==> flow/design.v <==
`timescale 1ns/10ps
module flex_counter
  #(
    parameter NUM_CNT_BITS = 4
    )
  (
   input wire 			   clk,
   input wire 			   n_rst,
   input wire 			   clear,
   input wire 			   count_enable,
   input wire [(NUM_CNT_BITS-1):0] rollover_val,
   output reg [(NUM_CNT_BITS-1):0] count_out,
   output reg 			   rollover_flag
   );
   reg [(NUM_CNT_BITS-1):0] temp_count_out;
   reg 			    temp_rollover_flag;
   always_ff @ (posedge clk, negedge n_rst)
     begin
	if (n_rst == 1'b0)  
	  begin
	     count_out <= '0;
	     rollover_flag <= 1'b0;
	  end
	else
	  begin
	     count_out <= temp_count_out;
	     rollover_flag <= temp_rollover_flag;
	  end
     end  
   always_comb				 
     begin
	temp_count_out = count_out;
	if (clear == 1'b1)
	  begin
	     temp_count_out = '0;
	  end
	else
	  begin
	     if (count_enable == 1'b1)
	       begin
		  temp_count_out = temp_count_out + 1'b1;
		  if (temp_count_out > rollover_val)
		    begin
		       temp_count_out = 1'b1;
		    end
	       end
	  end  
     end  
   always_comb				 
     begin
	temp_rollover_flag = rollover_flag;
	if (clear == 1'b1)
	  begin
	     temp_rollover_flag = 1'b0;
	  end
	else
	  begin
	     if (temp_count_out == rollover_val)
	       begin
		  temp_rollover_flag = 1'b1;
	       end
	     else
	       begin
		  temp_rollover_flag = 1'b0;
	       end
	  end  
     end  
endmodule  
module flex_pts_sr
  #(
    parameter NUM_BITS =4,
    parameter SHIFT_MSB = 1'b1
    )
   (
    input wire 		      clk, n_rst, shift_enable, load_enable,
    input wire [NUM_BITS-1:0] parallel_in,
    output reg 		      serial_out
    );
   reg [NUM_BITS-1:0] 	      parallel;
   reg [NUM_BITS-1:0] 	      parallel_nxt;
   reg 			      serial;
   reg 			      x;
   always_comb
     begin
	if(load_enable)
	  begin
	     parallel_nxt = parallel_in;
	     serial_out = parallel_nxt[NUM_BITS - 1];
	  end
	else
	  begin
	     if(shift_enable)
	       begin
		  if(SHIFT_MSB ==1 )begin
		     parallel_nxt = {parallel[NUM_BITS-2:0],1'b1};
		     serial_out = parallel[NUM_BITS-2];
		  end
		  else
		    begin
		       parallel_nxt= {1'b1,parallel[NUM_BITS-1:1]};
		       serial_out = parallel[0];
		    end
	       end
	     else
	       begin
		  parallel_nxt = parallel;
		  serial_out = 1;
	       end  
	  end
     end  
   always_ff @(posedge clk, negedge n_rst)
     begin
	if(n_rst == 0 )
	  begin
	     parallel <= '1;
	  end
	else
	  begin
	     parallel<= parallel_nxt;
	  end
     end  
   endmodule
`timescale 1ns/10ps
module flex_stp_sr
  #(
    parameter NUM_BITS = 4,
    parameter SHIFT_MSB = 1
    )
  (
   input wire clk,
   input wire n_rst,
   input wire shift_enable,
   input wire serial_in,
   output reg [(NUM_BITS-1):0] parallel_out
   );
   integer 		       i;
   always_ff @ (posedge clk, negedge n_rst)
     begin
	if (n_rst == 1'b0)
	  begin
	     for (i = 0; i < NUM_BITS; i = i + 1)
	       begin
		  parallel_out[i] <= 1;
	       end
	  end
	else
	  begin
             if (shift_enable == 1)
	       begin
		  if (SHIFT_MSB == 1)
		    begin
		       for (i = (NUM_BITS - 1); i > 0; i = i - 1)
			 begin
			    parallel_out[i] <= parallel_out[i - 1];
			 end
		       parallel_out[0] <= serial_in;
		    end
		  else
		    begin
		       for (i = 0; i < (NUM_BITS - 1); i = i + 1)
			 begin
			    parallel_out[i] <= parallel_out[i + 1];
			 end
		       parallel_out[NUM_BITS - 1] <= serial_in;
		    end
	       end  
	  end  
     end  
endmodule  
module tx_sr
  (
   input 	clk,
   input 	n_rst,
   input 	tx_enable,
   input 	load_enable,
   input [31:0] tx_data,
   output reg 	tx_out
   );
   flex_pts_sr #(32, 1) TX_SR
     (
      .clk(clk),
      .n_rst(n_rst),
      .shift_enable(tx_enable),
      .load_enable(load_enable),
      .parallel_in(tx_data),
      .serial_out(tx_out)
      );
endmodule  
module rx_sr
  (
   input 	     clk,
   input 	     n_rst,
   input 	     rx_enable,
   input wire 	     can_bus_data,
   output reg [31:0] rx_data
   );
   flex_stp_sr #(32, 1) RX_SR
     (
      .clk(clk),
      .n_rst(n_rst),
      .shift_enable(rx_enable),
      .serial_in(can_bus_data),
      .parallel_out(rx_data)
      );
endmodule  
module can_crc
  (
   input wire	     data,
   input wire	     crc_en,
   input wire	     clk,
   input wire 	     n_rst,
   output reg [14:0] crc_out
   );
   wire 	 crc_next;
   wire [14:0] 	 crc_temp;
   assign crc_temp = {crc_out[13:0],data};
   always_ff @ (posedge clk, negedge n_rst)
     begin
	if (n_rst == 1'b0)
	  begin
	     crc_out <= '0;
	  end
	else if (crc_en)
	  begin	 
	       crc_out <= crc_temp ^ 15'b0100010110011001;
	  end
     end  
endmodule  
`timescale 1ns / 10ps
module arbitration
  #(localparam [10:0] id = 11'b10101010000)
  (
   input wire clk,
   input wire n_rst,
   input wire rxd,
   input wire arbitration_start,
   output reg win,
   output reg loose 	     
   );
   reg 		     clear;
   wire     count_enable;
   reg 	[3:0]	     count_out;
   reg 		     rollover_flag;
   reg 		     tracking;
   assign count_enable = (arbitration_start && !tracking);
   flex_counter FLEX_COUNTER 
   (
    .clk(clk),
    .n_rst(n_rst),
    .clear(clear),
    .count_enable(count_enable),
    .rollover_val(4'b1010),
    .count_out(count_out),
    .rollover_flag(rollover_flag)
    );
   reg 		     winph;
   reg 		     looseph;
   reg 		     trackingph;
always_comb
  begin
     winph = win;
     looseph = loose;
     trackingph = tracking;
     clear = 0;
     if(arbitration_start)
       begin
     if(id[10-count_out] != rxd && tracking ==0)  
       begin
	  if(id[10-count_out] == 1) 
	    begin
	       trackingph = 1;
	       looseph = 1;
	       clear = 1;
	    end
	  else if(rxd == 1)
	    begin
	       trackingph = 1;
	       winph = 1;
	       clear = 1;
	    end
       end
     if(tracking ==1)
       begin
	  winph = 0;
	  looseph = 0;
	  clear = 1;
       end
       end  
     else
       begin
	  trackingph = 0;
       end  
  end
   always_ff @ (posedge clk, negedge n_rst)
     begin
	if(n_rst == 0)
	  begin
	     win <=0;
	     loose<=0;
	     tracking<=0;
	  end
	else
	  begin
	     win<=winph;
	     loose<=looseph;
	     tracking<=trackingph;
	  end  
     end  
endmodule  
`timescale 1ns / 10ps
module acceptance_filter
  (
   input wire 	clk,
   input wire 	n_rst,
   input wire 	enable,
   input wire 	rxd ,
   input [14:0] crc_calculated,
   output wire 	correct  
   );
   reg 		     clear;
   reg     count_enable;
   reg 	[3:0]	     count_out;
   reg 		     rollover_flag;
   reg 		     tracking;
   flex_counter FLEX_COUNTER 
   (
    .clk(clk),
    .n_rst(n_rst),
    .clear(clear),
    .count_enable(count_enable),
    .rollover_val(4'b1110),
    .count_out(count_out),
    .rollover_flag(rollover_flag)
    );
   reg 		     correctph;
   reg 		     trackingph;
   reg 		     correct1;
   assign correct = (count_out == 14 && correct1);
always_comb
  begin
     trackingph = tracking;
     correctph = 1;
     clear = 0;
     count_enable = 1;
     if(tracking) 
       correctph = 0;
     if(enable && tracking==0)  
       begin
	  clear = 0;
	  correctph = 1;
	  if(crc_calculated[14-count_out] !=rxd)
	    begin
	       correctph = 0;
	       trackingph =1;	       
	    end
       end
     if(!enable)
       begin
	  trackingph = 0;
	  count_enable = 0;
	  clear = 1;
       end
  end  
   always_ff @ (posedge clk, negedge n_rst)
     begin
	if(n_rst == 0)
	  begin
	     tracking<=0;
	     correct1<= 0;
	  end
	else
	  begin
	     correct1 <= correctph;
	     tracking<=trackingph;
	  end  
     end  
endmodule  
`timescale 1ns / 10ps
module can_register
  (
   input wire 	     clk,
   input wire 	     n_rst,
   input wire [31:0] command,
   input wire 	     rxd,
   output reg 	     txd, 
   output reg 	     write_fifo,
   output reg 	     read_fifo,
   output reg [31:0] send_data
   );
   typedef enum      bit [2:0] {SOF, ARBITRATION, CONTROL, DATA, CRC, ACK, EOF} stateType;
   stateType state;
   stateType next_state;
   reg [31:0] 	     rx_data;
   reg 		     rx_enable;
   reg 		     win_lose;
   reg 		     arbitration_start;
   reg 		     crc_enable;
   reg [14:0] 	     crc;
   reg 		     af_enable;
   reg 		     correct;
   reg 		     load_enable;
   reg [31:0] 	     send_data_to_tx;
    reg 		     tx_enable;
   reg [5:0] 	     num_bits;
   reg 		     clear;
   reg 		     count_enable;
   reg [5:0] 	     count_out;
   reg 		     rollover_flag;
   reg [5:0] 	     rollover_val;
 reg [31:0] send_dataph;
   reg [31:0] 	     temp_rx_data;
   wire 		     store_data;
   assign store_data = (state == CRC && count_out == 0);
   always_ff @ (negedge clk)
     begin
	if (n_rst == 1'b0)
	  begin
	     temp_rx_data <= '0;
	  end
	else
	  begin
	     if( store_data)
	       temp_rx_data   <=rx_data;
	  end  
     end  
   reg 	WRITE_CANph;
   reg 	WRITE_CAN;
   acceptance_filter ACCEPT
     (
      .clk(clk),
      .n_rst(n_rst),
      .rxd(rxd),
      .crc_calculated(crc),
      .correct(correct),
      .enable(af_enable)
      );
   wire data_for_crc;
   assign data_for_crc = (WRITE_CAN)? txd : rxd;
   can_crc CRC_module
     (
      .data(data_for_crc),
      .crc_en(crc_enable),
      .clk(clk),
      .n_rst(n_rst),
      .crc_out(crc)
      );
   flex_counter #(6) FLEX_COUNTER
   (
    .clk(clk),
    .n_rst(n_rst),
    .clear(clear),
    .count_enable(count_enable),
    .rollover_val(rollover_val),
    .count_out(count_out),
    .rollover_flag(rollover_flag)
    );
   tx_sr TX_SR
     (
      .clk(clk),
      .n_rst(n_rst),
      .tx_enable(tx_enable),
      .load_enable(load_enable),
      .tx_data(send_data_to_tx),
      .tx_out(txd)
      );
   rx_sr RX_SR
     (
      .clk(clk),
      .n_rst(n_rst),
      .rx_enable(rx_enable),
      .can_bus_data(rxd),
      .rx_data(rx_data)
      );
   arbitration ARBITRATION_module
     (
      .clk(clk),
      .n_rst(n_rst),
      .rxd(rxd),
      .arbitration_start(arbitration_start),
      .win(win),
      .loose(loose)
      );
   wire [31:0]	data_stored_commandph;
   reg 	[31:0]data_stored_command;
   reg 	      sync1; 
   reg 	      sync2;
   reg 	      sync;
   wire       sync_final;
   assign sync_final = (sync1 || sync2);
   assign data_stored_commandph = (sync2) ? command : data_stored_command;
   always_ff @ (posedge clk, negedge n_rst)
     begin
	if (n_rst == 1'b0)
	  begin
	     sync1 <= 0;
	     sync2<=0;
	     state <= SOF;
		send_data <= '0;
	     WRITE_CAN<= 1;
	  end
	else
	  begin
	     sync1<= sync;
	     sync2<= sync1;
	     send_data<= send_dataph;
	     WRITE_CAN<= WRITE_CANph;
	     state <= next_state;
	  end
     end  
   always_ff @( negedge clk)
     begin
	if(n_rst == 1'b0)
	  data_stored_command<= '1;
	else
	  data_stored_command<= data_stored_commandph;
       end
   always_comb
     begin
	next_state = state;
	case(state)
	  SOF:
	    begin
		 next_state = ARBITRATION;
	    end
	  ARBITRATION:
	    begin
	       if (count_out == 10)
		 next_state = CONTROL;
	       else
		 next_state = ARBITRATION;
	    end
	  CONTROL:
	    begin
	       if (count_out == 7)
		 next_state = DATA;
	       else
		 next_state = CONTROL;
	    end
	  DATA:
	    begin
	       if (count_out == 31)
		 next_state = CRC;
	       else
		 next_state = DATA;   
	    end
	  CRC:
	    begin
	       if (count_out == 14)
		 next_state = ACK;
	       else
		 next_state = CRC;
	    end
	  ACK:
	    begin
		 next_state = EOF;
	    end
	  EOF:
	    begin
		 next_state = SOF;
	    end
	endcase  
     end  
   always_comb
     begin
	load_enable = 1'b0;
	send_data_to_tx = '0;
	arbitration_start = 1'b0;
	clear = 1'b0;
	count_enable = 1'b0;
	rollover_val = '0;
	tx_enable = 1'b1;
	rx_enable = 1'b1;
	crc_enable = 1'b0;
	read_fifo = 1'b0;
	write_fifo = 1'b0;
	af_enable = 1'b0;
	WRITE_CANph = WRITE_CAN;
	sync = 0;
	send_dataph = send_data;
	case(state)
	  SOF:
	    begin
	       count_enable = 1'b1;
	       rollover_val = 1;
	       if (count_out == 0)
		 begin
		    load_enable = 1'b1;
		    tx_enable = 1'b1;
		    rx_enable = 1'b1;
		    count_enable = 1'b0;
		    clear = 1'b1;
		 end
	    end  
	  ARBITRATION:
	    begin
	       count_enable = 1'b1;
	       rollover_val = 10;
	       tx_enable = 1;
	       rx_enable = 1;
	       arbitration_start = 1'b1;
	       if (count_out == 0)
		 begin
		    load_enable = 1'b1;
		    tx_enable = 1'b1;
		    rx_enable = 1'b1;
		    send_data_to_tx = { 31'b0101010000000000000000000000000};
		 end
	       else if (count_out != 10)
		   begin
		      if (win)
			begin
			   count_enable = 1'b1;
			   clear = 1'b0;
			   read_fifo = 1'b1;
			   WRITE_CANph = 1;
			   sync = 1;
			end
		      else if (loose)
			begin
			   count_enable = 1'b1;
			   clear = 1'b0;
			   WRITE_CANph = 0;			   
			end
		      else
			begin
			   tx_enable = 1'b1;
			   rx_enable = 1'b1;
			   clear = 1'b0;
			end
		   end
		 else
		   begin
		      count_enable = 1'b0;
		      clear = 1'b1;
		   end
	    end  
	  CONTROL:
	    begin
		send_dataph = '0;	
	       count_enable = 1'b1;
	       rollover_val = 7;
	       if (count_out == 0)
		 begin
		    load_enable = 1'b1;
		    tx_enable = 1'b1;
		    rx_enable = 1'b1;
		    send_data_to_tx = { 31'b00100000000000000000000000000000};
		 end
	       else
		 begin
		    if (count_out != 7)
		      begin
			 tx_enable = 1'b1;
			 rx_enable = 1'b1;
			 send_data_to_tx = {31'b00100000000000000000000000000000};
		      end
		    else
		      begin
			 read_fifo = 1'b0;
			 count_enable = 1'b0;
			 clear = 1'b1;
		      end
		 end  
	    end  
	  DATA:
	    begin	  
	       count_enable = 1'b1;
	       rollover_val = 31;
	       crc_enable = 1'b1;
	        if (count_out == 0)
		 begin
		    load_enable = 1'b1;
		    tx_enable = 1'b1;
		    rx_enable = 1'b1;
		    send_data_to_tx = data_stored_command;
		 end
	       else
		 begin
		    if (count_out != 31)
		      begin
			 tx_enable = 1'b1;
			 rx_enable = 1'b1;
		      end
		    else
		      begin
			 count_enable = 1'b0;
			 clear = 1'b1;
		      end
		 end  
	    end  
	  CRC:
	    begin
	       count_enable = 1'b1;
	       rollover_val = 14;
	       send_data_to_tx = crc<<17;
	       if(count_out >= 1)
		  af_enable = 1'b1;
	       if (count_out == 0)
		 begin
		    load_enable = 1'b1;
		    tx_enable = 1'b1;
		    rx_enable = 1'b1;
		 end
	       else
		 begin
		    if (count_out != 14)
		      begin
			 tx_enable = 1'b1;
			 rx_enable = 1'b1;
		      end
		    else
		      begin
			 tx_enable = 1;
			 count_enable = 1'b0;
			 clear = 1'b1;
		      end  
		 end  
	    end  
	  ACK:
	    begin
	       af_enable = 1'b0;
	       count_enable = 1'b1;
	       rollover_val = 1;
	       if (count_out == 0)
		 begin
		    load_enable = 1'b1;
		    tx_enable = 1'b1;
		    rx_enable = 1'b1;
		    count_enable = 1'b0;
		    clear = 1'b1;
		    if (correct == 1'b1)
		      begin
			 send_data_to_tx = 8'h00000000;
			 send_dataph = temp_rx_data;
			 write_fifo = 1'b1;
		      end
		    else
		      send_data_to_tx = 8'h00;
		 end
	    end  
	  EOF:
	    begin
	       count_enable = 1'b1;
	       rollover_val = 1;
	       if (count_out == 0)
		 begin
		    load_enable = 1'b1;
		    tx_enable = 1'b1;
		    rx_enable = 1'b1;
		    send_data_to_tx = '0;
		    count_enable = 1'b0;
		    clear = 1'b1;
		 end
	    end  
	endcase  
     end  
endmodule  
module Sensor_FIFO_storage
(
	input wire write_clk,
	input wire read_clk,
	input wire n_rst,
	input wire write_command,
	input wire read_command,
	input wire [31:0] write_data,
	output reg fifo_full,
	output reg fifo_empty,
	output reg [31:0] read_data
);
reg write_enable;
reg read_enable;
reg [3:0] write_pointer;
reg [3:0] read_pointer;
logic FIFO_write;
reg read_clear, read_corner_clear;
reg write_clear, write_corner_clear;
reg [7:0][31:0] data;
flex_counter #(4) READ_COUNTER (.clk(read_clk), .n_rst(n_rst), .count_enable(read_enable), .rollover_val(4'd8), .count_out(read_pointer), .clear(read_clear | read_corner_clear));
flex_counter #(4) WRITE_COUNTER (.clk(write_clk), .n_rst(n_rst), .count_enable(write_enable), .rollover_val(4'd8), .count_out(write_pointer), .clear(write_clear | write_corner_clear));
always_comb begin
	write_enable = 0;
	if(write_command) begin
		if(!fifo_full | (fifo_full && ((write_pointer + 1) == read_pointer)))		 
			write_enable = 1;
		else
			write_enable = 0;
	end
end
always_comb begin
	read_enable = 0;
	if(read_command) begin
		if(!fifo_empty)
			read_enable = 1;
		else
			read_enable = 0;
	end
end
always_ff @(posedge write_clk) begin
	if(n_rst == 0) begin
		data[0] <= 32'h0;		 
		data[1] <= 32'h0;
		data[2] <= 32'h0;
		data[3] <= 32'h0;
		data[4] <= 32'h0;
		data[5] <= 32'h0;
		data[6] <= 32'h0;
		data[7] <= 32'h0;
	end
	else begin
		if(FIFO_write && !write_pointer[3])	 
			data[write_pointer[2:0]] <= write_data;
	end
end
always_comb begin
	fifo_empty = 0;
	read_corner_clear = 0;
	write_corner_clear = 0;
	if((read_pointer == write_pointer)) begin
		fifo_empty = 1;
		if(read_pointer != 0) begin
			read_corner_clear = 1;
			write_corner_clear = 1;
		end
	end
end
always_comb begin
	fifo_full = 0;
	if((write_pointer == 4'd8 && read_pointer == 0) || ((write_pointer + 1) == read_pointer))
		fifo_full = 1;
end
assign FIFO_write = !fifo_full;
always_comb begin
	read_clear = 0;
	write_clear = 0;
	if(write_pointer == 4'd8 && read_pointer != 4'd0)	 
		write_clear = 1;
	if(read_pointer == 4'd8)
		read_clear = 1;
end
always_comb begin
	if(fifo_empty || read_pointer[3])	 
		read_data = 0;
	else
		read_data = data[read_pointer[2:0]];
end
endmodule 
module Command_FIFO_storage
(
	input wire write_clk,
	input wire read_clk,
	input wire n_rst,
	input wire write_command,
	input wire read_command,
	input wire [31:0] write_data,
	output reg fifo_full,
	output reg fifo_empty,
	output reg [31:0] read_data
);
reg write_enable;
reg read_enable;
reg [3:0] write_pointer;
reg [3:0] read_pointer;
logic FIFO_write;
reg read_clear, read_corner_clear;
reg write_clear, write_corner_clear;
reg [7:0][31:0] data;
flex_counter #(4) READ_COUNTER (.clk(read_clk), .n_rst(n_rst), .count_enable(read_enable), .rollover_val(4'd8), .count_out(read_pointer), .clear(read_clear | read_corner_clear));
flex_counter #(4) WRITE_COUNTER (.clk(write_clk), .n_rst(n_rst), .count_enable(write_enable), .rollover_val(4'd8), .count_out(write_pointer), .clear(write_clear | write_corner_clear));
always_comb begin
	write_enable = 0;
	if(write_command) begin
		if(!fifo_full | (fifo_full && ((write_pointer + 1) == read_pointer)))	 
			write_enable = 1;
		else
			write_enable = 0;
	end
end
always_comb begin
	read_enable = 0;
	if(read_command) begin
		if(!fifo_empty)
			read_enable = 1;
		else
			read_enable = 0;
	end
end
always_ff @(posedge write_clk) begin
	if(n_rst == 0) begin		 
		data[0] <= 32'h0;
		data[1] <= 32'h0;
		data[2] <= 32'h0;
		data[3] <= 32'h0;
		data[4] <= 32'h0;
		data[5] <= 32'h0;
		data[6] <= 32'h0;
		data[7] <= 32'h0;
	end
	else begin	
		if(FIFO_write && !write_pointer[3])	 
			data[write_pointer[2:0]] <= write_data;
	end
end
always_comb begin
	fifo_empty = 0;
	read_corner_clear = 0;
	write_corner_clear = 0;
	if((read_pointer == write_pointer)) begin
		fifo_empty = 1;
		if(read_pointer != 0) begin
			read_corner_clear = 1;
			write_corner_clear = 1;
		end
	end
end
always_comb begin
	fifo_full = 0;
	if((write_pointer == 4'd8 && read_pointer == 0) || ((write_pointer + 1) == read_pointer))
		fifo_full = 1;
end
assign FIFO_write = !fifo_full;
always_comb begin
	read_clear = 0;
	write_clear = 0;
	if(write_pointer == 4'd8 && read_pointer != 4'd0)	 
		write_clear = 1;
	if(read_pointer == 4'd8)
		read_clear = 1;
end
always_comb begin
	if(fifo_empty || read_pointer[3])	 
		read_data = 0;
	else
		read_data = data[read_pointer[2:0]];
end
endmodule 
module Control_Unit
(
	input clk, n_rst,
	input logic [15:0] command_data, address,
	input logic renable, wenable,
	input logic [2:0] data_size, burst_size,
	output logic [31:0] sensor_data,
	output logic slave_wait,
	input logic sensor_fifo_full, sensor_fifo_empty,
	output logic sensor_read, sensor_write,
	input logic command_fifo_full, command_fifo_empty,
	output logic command_read, command_write,
	input logic [31:0] command_rdata, sensor_rdata,
	output logic [31:0] command_wdata, sensor_wdata,
	input logic [31:0] rx_data,
	input logic read_fifo,
	input logic write_fifo,
	output logic [31:0] tx_data
);
localparam CAN_BUS_READY = 1'b1;
localparam CAN_BUS_BUSY = 1'b0;
typedef enum bit [3:0] {IDLE, CHECK_SENSOR_FIFO, CHECK_COMMAND_FIFO, READ_SENSOR, WRITE_SENSOR, READ_COMMAND, WRITE_COMMAND, NO_SENSOR_DATA, NO_COMMAND_DATA, COMMAND_FULL, WAIT_STATE} stateType;
stateType state, next_state, current, next;
always_ff @ (posedge clk, negedge n_rst) begin
	if(n_rst == 1'b0) begin
		state <= IDLE;
		current <= IDLE;
	end
	else begin
		current <= next;
		state <= next_state;
	end
end
always_comb begin
	tx_data = 32'hFFFFFFFF;
	command_read = 0;
	command_write = 0;
	sensor_read = 0;
	sensor_write = 0;
	sensor_data = 32'h0;
	slave_wait = 1;
	command_wdata = 32'h0;
	sensor_wdata = 32'h0;
	next_state = state;
	next = current;
	case(state) 
		IDLE: begin
			if(write_fifo)
				next_state = WRITE_SENSOR;
			else if(read_fifo)
				next_state = CHECK_COMMAND_FIFO;
			else begin
				next_state = IDLE;
				slave_wait = 1;
			end
		end
		CHECK_COMMAND_FIFO: begin
			slave_wait = 0;
			if(command_fifo_empty)
				next_state = NO_COMMAND_DATA;
			else
				next_state = READ_COMMAND;
		end
		NO_COMMAND_DATA: begin
			next_state = IDLE;
			command_read = 0;
			slave_wait = 0;
		end
		READ_COMMAND: begin
			command_read = 1;
			tx_data = command_rdata;
			next_state = WAIT_STATE;
		end
		WRITE_SENSOR: begin
			sensor_write = 1;
			sensor_wdata = rx_data;
			next_state = WAIT_STATE;
		end
		WAIT_STATE: begin
			if(!read_fifo)
				next_state = IDLE;
			else
				next_state = WAIT_STATE;
			slave_wait = 0;
		end
	endcase
	case(current)
		IDLE: begin
			slave_wait = 0;
			if(wenable)
				next = CHECK_COMMAND_FIFO;
			else if(renable)
				next = CHECK_SENSOR_FIFO;
			else
				next = IDLE;
		end
		CHECK_COMMAND_FIFO: begin
			if(command_fifo_full) begin
				slave_wait = 1;
				next = COMMAND_FULL;
			end
			else
				next = WRITE_COMMAND;
		end
		CHECK_SENSOR_FIFO: begin
			if(sensor_fifo_empty) begin
				slave_wait = 1;
				next = NO_SENSOR_DATA;
			end
			else 
				next = READ_SENSOR;
		end
		COMMAND_FULL: begin
			command_write = 0;
			slave_wait = 1;
			if(renable)
				next = CHECK_SENSOR_FIFO;
			else
				next = IDLE;
		end
		WRITE_COMMAND: begin
			command_write = 1;
			command_wdata = {address, command_data};
			if(renable)
				next = CHECK_SENSOR_FIFO;
			else
				next = IDLE;
			slave_wait = 1;
		end
		NO_SENSOR_DATA: begin
			sensor_read = 0;
			slave_wait = 1;
			if(wenable)
				next = CHECK_COMMAND_FIFO;
			else
				next = IDLE;
		end
		READ_SENSOR: begin
			sensor_read = 1;
			slave_wait = 1;
			sensor_data = sensor_rdata;
			if(wenable)
				next = CHECK_COMMAND_FIFO;
			else
				next = IDLE;
		end	
	endcase
end
endmodule 
module AHB_Slave
#(
	parameter BASE_ADDRESS = 32'h0,
	parameter NUMBER_OF_ADDRESSES = 32		 
)
(
	input logic HCLK, HRESETn, HWRITE, HSEL,
	input logic [31:0] HADDR, HWDATA,
	input logic [1:0] HTRANS,
	input logic [2:0] HBURST, HSIZE,
	output logic [31:0] HRDATA,
	output logic HRESP, HREADYOUT,
	input logic [31:0] sensor_data,
	input logic slave_wait,
	output logic [15:0] command_data, address,
	output logic renable, wenable,
	output logic [2:0] data_size, burst_size
);
localparam ADDRESS_MAX = BASE_ADDRESS + NUMBER_OF_ADDRESSES - 1;
localparam IDLE_TRANS = 2'b00;		 
localparam BUSY_TRANS = 2'b01;		 
localparam NONSEQ_TRANS = 2'b10;	 
localparam SEQ_TRANS = 2'b11;		 
localparam SINGLE_BURST = 3'b000;
localparam INCR_BURST = 3'b001;
localparam WRAP4_BURST = 3'b010;
localparam INCR4_BURST = 3'b011;
localparam WRAP8_BURST = 3'b100;
localparam INCR8_BURST = 3'b101;
localparam WRAP16_BURST = 3'b110;
localparam INCR16_BURST = 3'b111;
localparam SLAVE_OKAY = 1'b0;
localparam SLAVE_ERROR = 1'b1;
localparam SLAVE_READY = 1'b1;
localparam SLAVE_NOTREADY = 1'b0;
typedef enum bit [2:0] {IDLE, READ, WRITE, FIRST_ERROR, SECOND_ERROR} stateType;
stateType state, next_state;
logic [4:0] burst_counter;  
always_ff @ (posedge HCLK, negedge HRESETn) begin
	if(HRESETn == 0) begin
		state <= IDLE;
		burst_counter <= 0;
	end
	else begin
		state <= next_state;
		if(HTRANS == NONSEQ_TRANS)	 
			burst_counter <= 1;
		else if(HTRANS == SEQ_TRANS)
			burst_counter <= burst_counter + 1;
		else
			burst_counter <= burst_counter;
	end
end
always_comb begin
	next_state = state;
	case(state)
		IDLE: begin		 
			if(HSEL) begin
				if((HADDR[14:0] > ADDRESS_MAX) || (HTRANS != NONSEQ_TRANS))
					next_state = FIRST_ERROR;
				else if(HWRITE)
					next_state = WRITE;
				else 
					next_state = READ;
			end
			else
				next_state = IDLE;
		end
		READ: begin
			if(HTRANS == BUSY_TRANS)		 
				next_state = READ;
			else if(HSEL) begin
				if(HADDR[14:0] > ADDRESS_MAX)
					next_state = FIRST_ERROR;
				else if(HSEL && HWRITE && HTRANS == NONSEQ_TRANS)
					next_state = WRITE;
				else if(HSEL && ~HWRITE)
					next_state = READ;
				else
					next_state = FIRST_ERROR;
			end
			else
				next_state = IDLE;
		end
		WRITE: begin			 
			if(HTRANS == BUSY_TRANS)
				next_state = WRITE;
			else if(HSEL) begin
				if(HADDR[14:0] > ADDRESS_MAX)
					next_state = FIRST_ERROR;
				else if(HSEL && ~HWRITE && HTRANS == NONSEQ_TRANS)
					next_state = READ;
				else if(HSEL && HWRITE)
					next_state = WRITE;
				else
					next_state = FIRST_ERROR;
			end
			else
				next_state = IDLE;
		end
		FIRST_ERROR: begin			 
			next_state = SECOND_ERROR;
		end
		SECOND_ERROR: begin
			next_state = IDLE;
		end
	endcase
end
assign HRESP = ((state == FIRST_ERROR) || (state == SECOND_ERROR))? SLAVE_ERROR : SLAVE_OKAY;
assign HRDATA = sensor_data;
assign command_data = HWDATA[15:0];
assign HREADYOUT = ((state == FIRST_ERROR)? 1'b0 : ((state == SECOND_ERROR)? 1'b0 : ~slave_wait));
assign address = {HADDR[31], HADDR[14:0]};
assign burst_size = HBURST;
assign data_size = HSIZE;
assign renable = (state == READ && HTRANS != BUSY_TRANS);
assign wenable = (state == WRITE && HTRANS != BUSY_TRANS);
endmodule 
module AHB2CAN_top
(
	input logic HCLK, HRESETn, HWRITE, HSEL,
	input logic [31:0] HADDR, HWDATA,
	input logic [1:0] HTRANS,
	input logic [2:0] HBURST, HSIZE,
	output logic [31:0] HRDATA,
	output logic HRESP, HREADYOUT,
	input logic rx_data,
	output logic tx_data
);
reg [31:0] sensor_data;
reg [15:0] address, command_data;
reg slave_wait, renable, wenable;
reg [2:0] data_size, burst_size;
reg sensor_fifo_full, sensor_fifo_empty, sensor_read, sensor_write, command_fifo_full, command_fifo_empty, command_read, command_write;
reg [31:0] command_rdata, sensor_rdata, command_wdata, sensor_wdata;
reg read_fifo, write_fifo;
reg [31:0] CAN_rx_data, CAN_tx_data;
AHB_Slave AHBS (.HCLK(HCLK), 
		.HRESETn(HRESETn), 
		.HWRITE(HWRITE),
		.HSEL(HSEL),
		.HADDR(HADDR),
		.HWDATA(HWDATA),
		.HTRANS(HTRANS),
		.HBURST(HBURST),
		.HSIZE(HSIZE),
		.HRDATA(HRDATA),
		.HRESP(HRESP),
		.HREADYOUT(HREADYOUT),
		.sensor_data(sensor_data),
		.address(address),
		.command_data(command_data),
		.slave_wait(slave_wait),
		.renable(renable),
		.wenable(wenable),
		.data_size(data_size),
		.burst_size(burst_size)
);
Control_Unit CU(.clk(HCLK),
		.n_rst(HRESETn),
		.command_data(command_data),
		.address(address),
		.renable(renable),
		.wenable(wenable),
		.data_size(data_size),
		.burst_size(burst_size),
		.sensor_data(sensor_data),
		.slave_wait(slave_wait),
		.sensor_fifo_full(sensor_fifo_full),
		.sensor_fifo_empty(sensor_fifo_empty),
		.command_fifo_full(command_fifo_full),
		.command_fifo_empty(command_fifo_empty),
		.sensor_read(sensor_read),
		.sensor_write(sensor_write),
		.command_read(command_read),
		.command_write(command_write),
		.command_rdata(command_rdata),
		.command_wdata(command_wdata),
		.sensor_rdata(sensor_rdata),
		.sensor_wdata(sensor_wdata),
		.rx_data(CAN_rx_data),
		.read_fifo(read_fifo),
		.write_fifo(write_fifo),
		.tx_data(CAN_tx_data)
);
Sensor_FIFO_storage SFIFO      (.write_clk(HCLK),
				.read_clk(HCLK),
				.n_rst(HRESETn),
				.write_command(sensor_write),
				.read_command(sensor_read),
				.write_data(sensor_wdata),
				.fifo_full(sensor_fifo_full),
				.fifo_empty(sensor_fifo_empty),
				.read_data(sensor_rdata)
);
Command_FIFO_storage CFIFO     (.write_clk(HCLK),
				.read_clk(HCLK),
				.n_rst(HRESETn),
				.write_command(command_write),
				.read_command(command_read),
				.write_data(command_wdata),
				.fifo_full(command_fifo_full),
				.fifo_empty(command_fifo_empty),
				.read_data(command_rdata)
);
can_register CANbus    (.clk(HCLK),
			.n_rst(HRESETn),
			.command(CAN_tx_data),
			.rxd(rx_data),
			.txd(tx_data),
			.write_fifo(write_fifo),
			.read_fifo(read_fifo),
			.send_data(CAN_rx_data)
);
endmodule 		 
# From RTL to reports: AHB2CAN_top
# Module AHB2CAN_top before and after one edit of its RTL, step after step.
# Lines under "orig" count in the file above, lines under "edited" in the edited file.
# "diff": "edited" minus "orig" as printed here.
# Operators carry their Yosys type and port widths (W data, S select, Z words).
# A cell with - has no value.
[setup]
top_module = "AHB2CAN_top"
clock_port = "HCLK"
library = "sky130hd"
pvt_corner = "tt_025C_1v80"

# The edit
# The edit as a unified diff against the file above.
# A script made this edit. It changes what the design does and was not meant as an optimisation.
# begin of diff
@@ -2,5 +2,5 @@
 module flex_counter
   #(
-    parameter NUM_CNT_BITS = 4
+    parameter NUM_CNT_BITS = 3
     )
   (
# end of diff

# Elaborated design
# Source: Yosys, flattened and elaborated, memories not mapped. Widths are those after wreduce. Registers that Yosys merges into a memory's read port (data or address) are not register bits. Print and check cells do not count.
[bits]
columns = ["item", "orig", "edited", "diff"]
rows = [
  ["reg_bits", 738, 667, -71],
  ["inputBits", 77, 77, 0],
  ["output_inout_bits", 35, 35, 0],
]
[op_classes]
columns = ["item", "orig", "edited", "diff"]
rows = [
  ["n_addsub", 13, 11, -2],
  ["n_cmp", 9, 7, -2],
  ["equal", 52, 46, -6],
  ["shift", 8, 7, -1],
  ["n_mux", 156, 138, -18],
  ["n_logic", 18, 18, 0],
  ["n_reduce_logical", 67, 63, -4],
]
[op_table]
columns = ["operator", "orig", "edited", "diff"]
rows = [
  ["$mux W1", 90, 78, -12],
  ["$mux W4", 23, 16, -7],
  ["$logic_and A1 B1 Y1", 19, 16, -3],
  ["$mux W3", 12, 15, 3],
  ["$ne A2 B2 Y1 const B", 6, 3, -3],
  ["$add A4 B1 Y4 const B", 6, 4, -2],
  ["$gt A4 B4 Y1 const B", 6, 4, -2],
  ["$sub A4 B4 Y5 const A", 2, 0, -2],
  ["$mux W32", 10, 9, -1],
  ["$eq A4 B4 Y1 const B", 8, 7, -1],
  ["$ne A2 B1 Y1 const B", 3, 2, -1],
  ["$ne A1 B1 Y1", 2, 1, -1],
  ["$reduce_and A2 Y1", 2, 1, -1],
  ["$ge A6 B1 Y1 const B", 1, 0, -1],
  ["$pmux W32 S2", 1, 0, -1],
  ["$shiftx A15 B5 Y1", 1, 0, -1],
  ["$add A3 B1 Y3 const B", 0, 1, 1],
  ["$gt A3 B2 Y1 const B", 0, 1, 1],
  ["$sub A4 B3 Y5 const A", 0, 1, 1],
  ["$reduce_bool A2 Y1", 11, 11, 0],
  ["$logic_or A1 B1 Y1", 6, 6, 0],
  ["$or A1 B1 Y1", 6, 6, 0],
  ["$logic_not A1 Y1", 5, 5, 0],
  ["$mux W2", 5, 5, 0],
  ["$not A1 Y1", 5, 5, 0],
  ["$eq A3 B2 Y1 const B", 4, 4, 0],
  ["$eq A3 B3 Y1 const B", 4, 4, 0],
  ["$eq A4 B3 Y1 const B", 4, 4, 0],
]
# The list need not be complete.

# Depth
# Longest topological path by Yosys (ltp), each cell counted once; first at word level (registers and memories cut), then after technology mapping (sequential cells cut; the memories' decode and read muxes count).
[logic_depth]
columns = ["item", "orig", "edited", "diff"]
rows = [
  ["word_depth", 10, 10, 0],
  ["abc_area", "0", "0", "-"],
  ["mapped_depth", 12, 12, 0],
  ["depth_no_buf", 11, 10, -1],
]

# After synthesis
# Yosys stat after the flow's synthesis: flattened, memories mapped to cells. It holds for the ABC_AREA given above (unset counts as 0); a run with the other value may have another netlist.
[types]
columns = ["cell_type", "orig", "edited", "diff"]
rows = [
  ["sky130_fd_sc_hd__dfxtp_1", 576, 288, -288],
  ["sky130_fd_sc_hd__a32o_1", 256, 1, -255],
  ["sky130_fd_sc_hd__clkbuf_1", 212, 65, -147],
  ["sky130_fd_sc_hd__nor2_1", 171, 77, -94],
  ["sky130_fd_sc_hd__nand2_1", 285, 193, -92],
  ["sky130_fd_sc_hd__mux4_2", 131, 64, -67],
  ["sky130_fd_sc_hd__a22oi_1", 78, 14, -64],
  ["sky130_fd_sc_hd__buf_1", 55, 3, -52],
  ["sky130_fd_sc_hd__dfrtp_1", 105, 61, -44],
  ["sky130_fd_sc_hd__nand3_1", 52, 10, -42],
  ["sky130_fd_sc_hd__a22o_1", 187, 146, -41],
  ["sky130_fd_sc_hd__a21oi_1", 74, 33, -41],
  ["sky130_fd_sc_hd__buf_4", 3, 40, 37],
  ["sky130_fd_sc_hd__mux2i_1", 68, 32, -36],
  ["sky130_fd_sc_hd__o2bb2ai_1", 0, 33, 33],
  ["sky130_fd_sc_hd__dfstp_2", 68, 36, -32],
  ["sky130_fd_sc_hd__o21ai_0", 107, 128, 21],
  ["sky130_fd_sc_hd__inv_1", 44, 24, -20],
]
# The list need not be complete.
[mapped]
columns = ["item", "orig", "edited", "diff"]
rows = [
  ["cells", 2802, 1490, -1312],
  ["synth_area_um2", 31113.6, 16148.0, -14965.6],
  ["seq_area_um2", 15945.3, 8237.9, -7707.4],
  ["ff_cells", 749, 385, -364],
]
# By module: a second synthesis without flattening, with its own total; a netlist apart from the flattened one above.
[hier_totals]
columns = ["item", "orig", "edited", "diff"]
rows = [
  ["hier_cells", 3733, 3569, -164],
  ["area_unflattened_um2", 36871.6, 35615.4, -1256.2],
]
# Each row is one instance without its submodules.
[modules_orig]
columns = ["module", "n_inst", "cells", "area_um2", "seq_area_um2"]
rows = [
  ["Command_FIFO_storage", 1, 1060, 11033.1, 5124.9],
  ["Sensor_FIFO_storage", 1, 1147, 10905.5, 5124.9],
  ["can_register", 1, 427, 4284.1, 2334.7],
  ["flex_counter (NUM_CNT_BITS=4)", 4, 68, 598.1, 125.1],
  ["flex_pts_sr", 1, 138, 1520.2, 814.5],
  ["flex_stp_sr", 1, 68, 1385.1, 840.8],
  ["Control_Unit", 1, 179, 1363.8, 327.8],
  ["flex_counter", 2, 72, 591.8, 125.1],
  ["AHB_Slave", 1, 105, 847.1, 126.4],
  ["flex_counter (NUM_CNT_BITS=6)", 1, 87, 729.4, 175.2],
  ["can_crc", 1, 39, 586.8, 375.4],
  ["acceptance_filter", 1, 45, 435.4, 50.0],
  ["arbitration", 1, 22, 205.2, 75.1],
  ["AHB2CAN_top", 1, 0, 0.0, 0.0],
]
# orig: Modules not listed: 2.
[modules_edited]
columns = ["module", "n_inst", "cells", "area_um2", "seq_area_um2"]
rows = [
  ["Command_FIFO_storage", 1, 1060, 11033.1, 5124.9],
  ["Sensor_FIFO_storage", 1, 1142, 10980.5, 5124.9],
  ["can_register", 1, 427, 4284.1, 2334.7],
  ["flex_counter (NUM_CNT_BITS=4)", 4, 68, 598.1, 125.1],
  ["flex_pts_sr", 1, 138, 1520.2, 814.5],
  ["flex_stp_sr", 1, 68, 1385.1, 840.8],
  ["Control_Unit", 1, 179, 1363.8, 327.8],
  ["AHB_Slave", 1, 105, 847.1, 126.4],
  ["flex_counter (NUM_CNT_BITS=6)", 1, 87, 729.4, 175.2],
  ["can_crc", 1, 39, 586.8, 375.4],
  ["flex_counter", 1, 31, 314.1, 100.1],
  ["arbitration", 1, 19, 167.7, 75.1],
  ["acceptance_filter", 1, 2, 11.3, 0.0],
  ["AHB2CAN_top", 1, 0, 0.0, 0.0],
]
# edited: Modules not listed: 2.

# Measured runs
# Runs of the flow (Yosys, OpenROAD) on both versions; the two runs of a pair have the same settings. The constraints put input and output delay at 20% of the set period each and load the outputs with 0.01 pF.
[flow_settings_pair_A]
CORE_UTILIZATION = 40
period_ns = 10.0
CAP_MARGIN = 20
CORE_MARGIN = 2
SLEW_MARGIN = 20
[measured_pair_A]
columns = ["item", "orig", "edited", "diff"]
rows = [
  ["synthesis_area_um2", 31113.6, 16148.0, -14965.6],
  ["die_um2", 80029.6, 41992.2, -38037.4],
  ["final_util_frac", 0.458, 0.463, 0.005],
  ["final_setup_ws_ns", 1.122, 1.120, -0.002],
  ["setup_tns_ns", 0.000, 0.000, 0.000],
  ["final_hold_ws_ns", 0.347, 0.363, 0.016],
]
[flow_settings_pair_B]
CELL_PAD_IN_SITES_DETAIL_PLACEMENT = 1
CELL_PAD_IN_SITES_GLOBAL_PLACEMENT = 1
CORE_UTILIZATION = 50
CTS_CLUSTER_SIZE = 29
MAX_ROUTING_LAYER = "met4"
PLACE_DENSITY_LB_ADDON = 0.14
period_ns = 9.89
CAP_MARGIN = 20
CORE_MARGIN = 2
SLEW_MARGIN = 20
[measured_pair_B]
columns = ["item", "orig", "edited", "diff"]
rows = [
  ["synthesis_area_um2", 31113.6, 16148.0, -14965.6],
  ["die_um2", 64239.4, 33749.4, -30490.0],
  ["final_util_frac", 0.569, 0.575, 0.006],
  ["final_setup_ws_ns", 0.912, 1.062, 0.150],
  ["setup_tns_ns", 0.000, 0.000, 0.000],
  ["final_hold_ws_ns", 0.365, 0.353, -0.012],
]
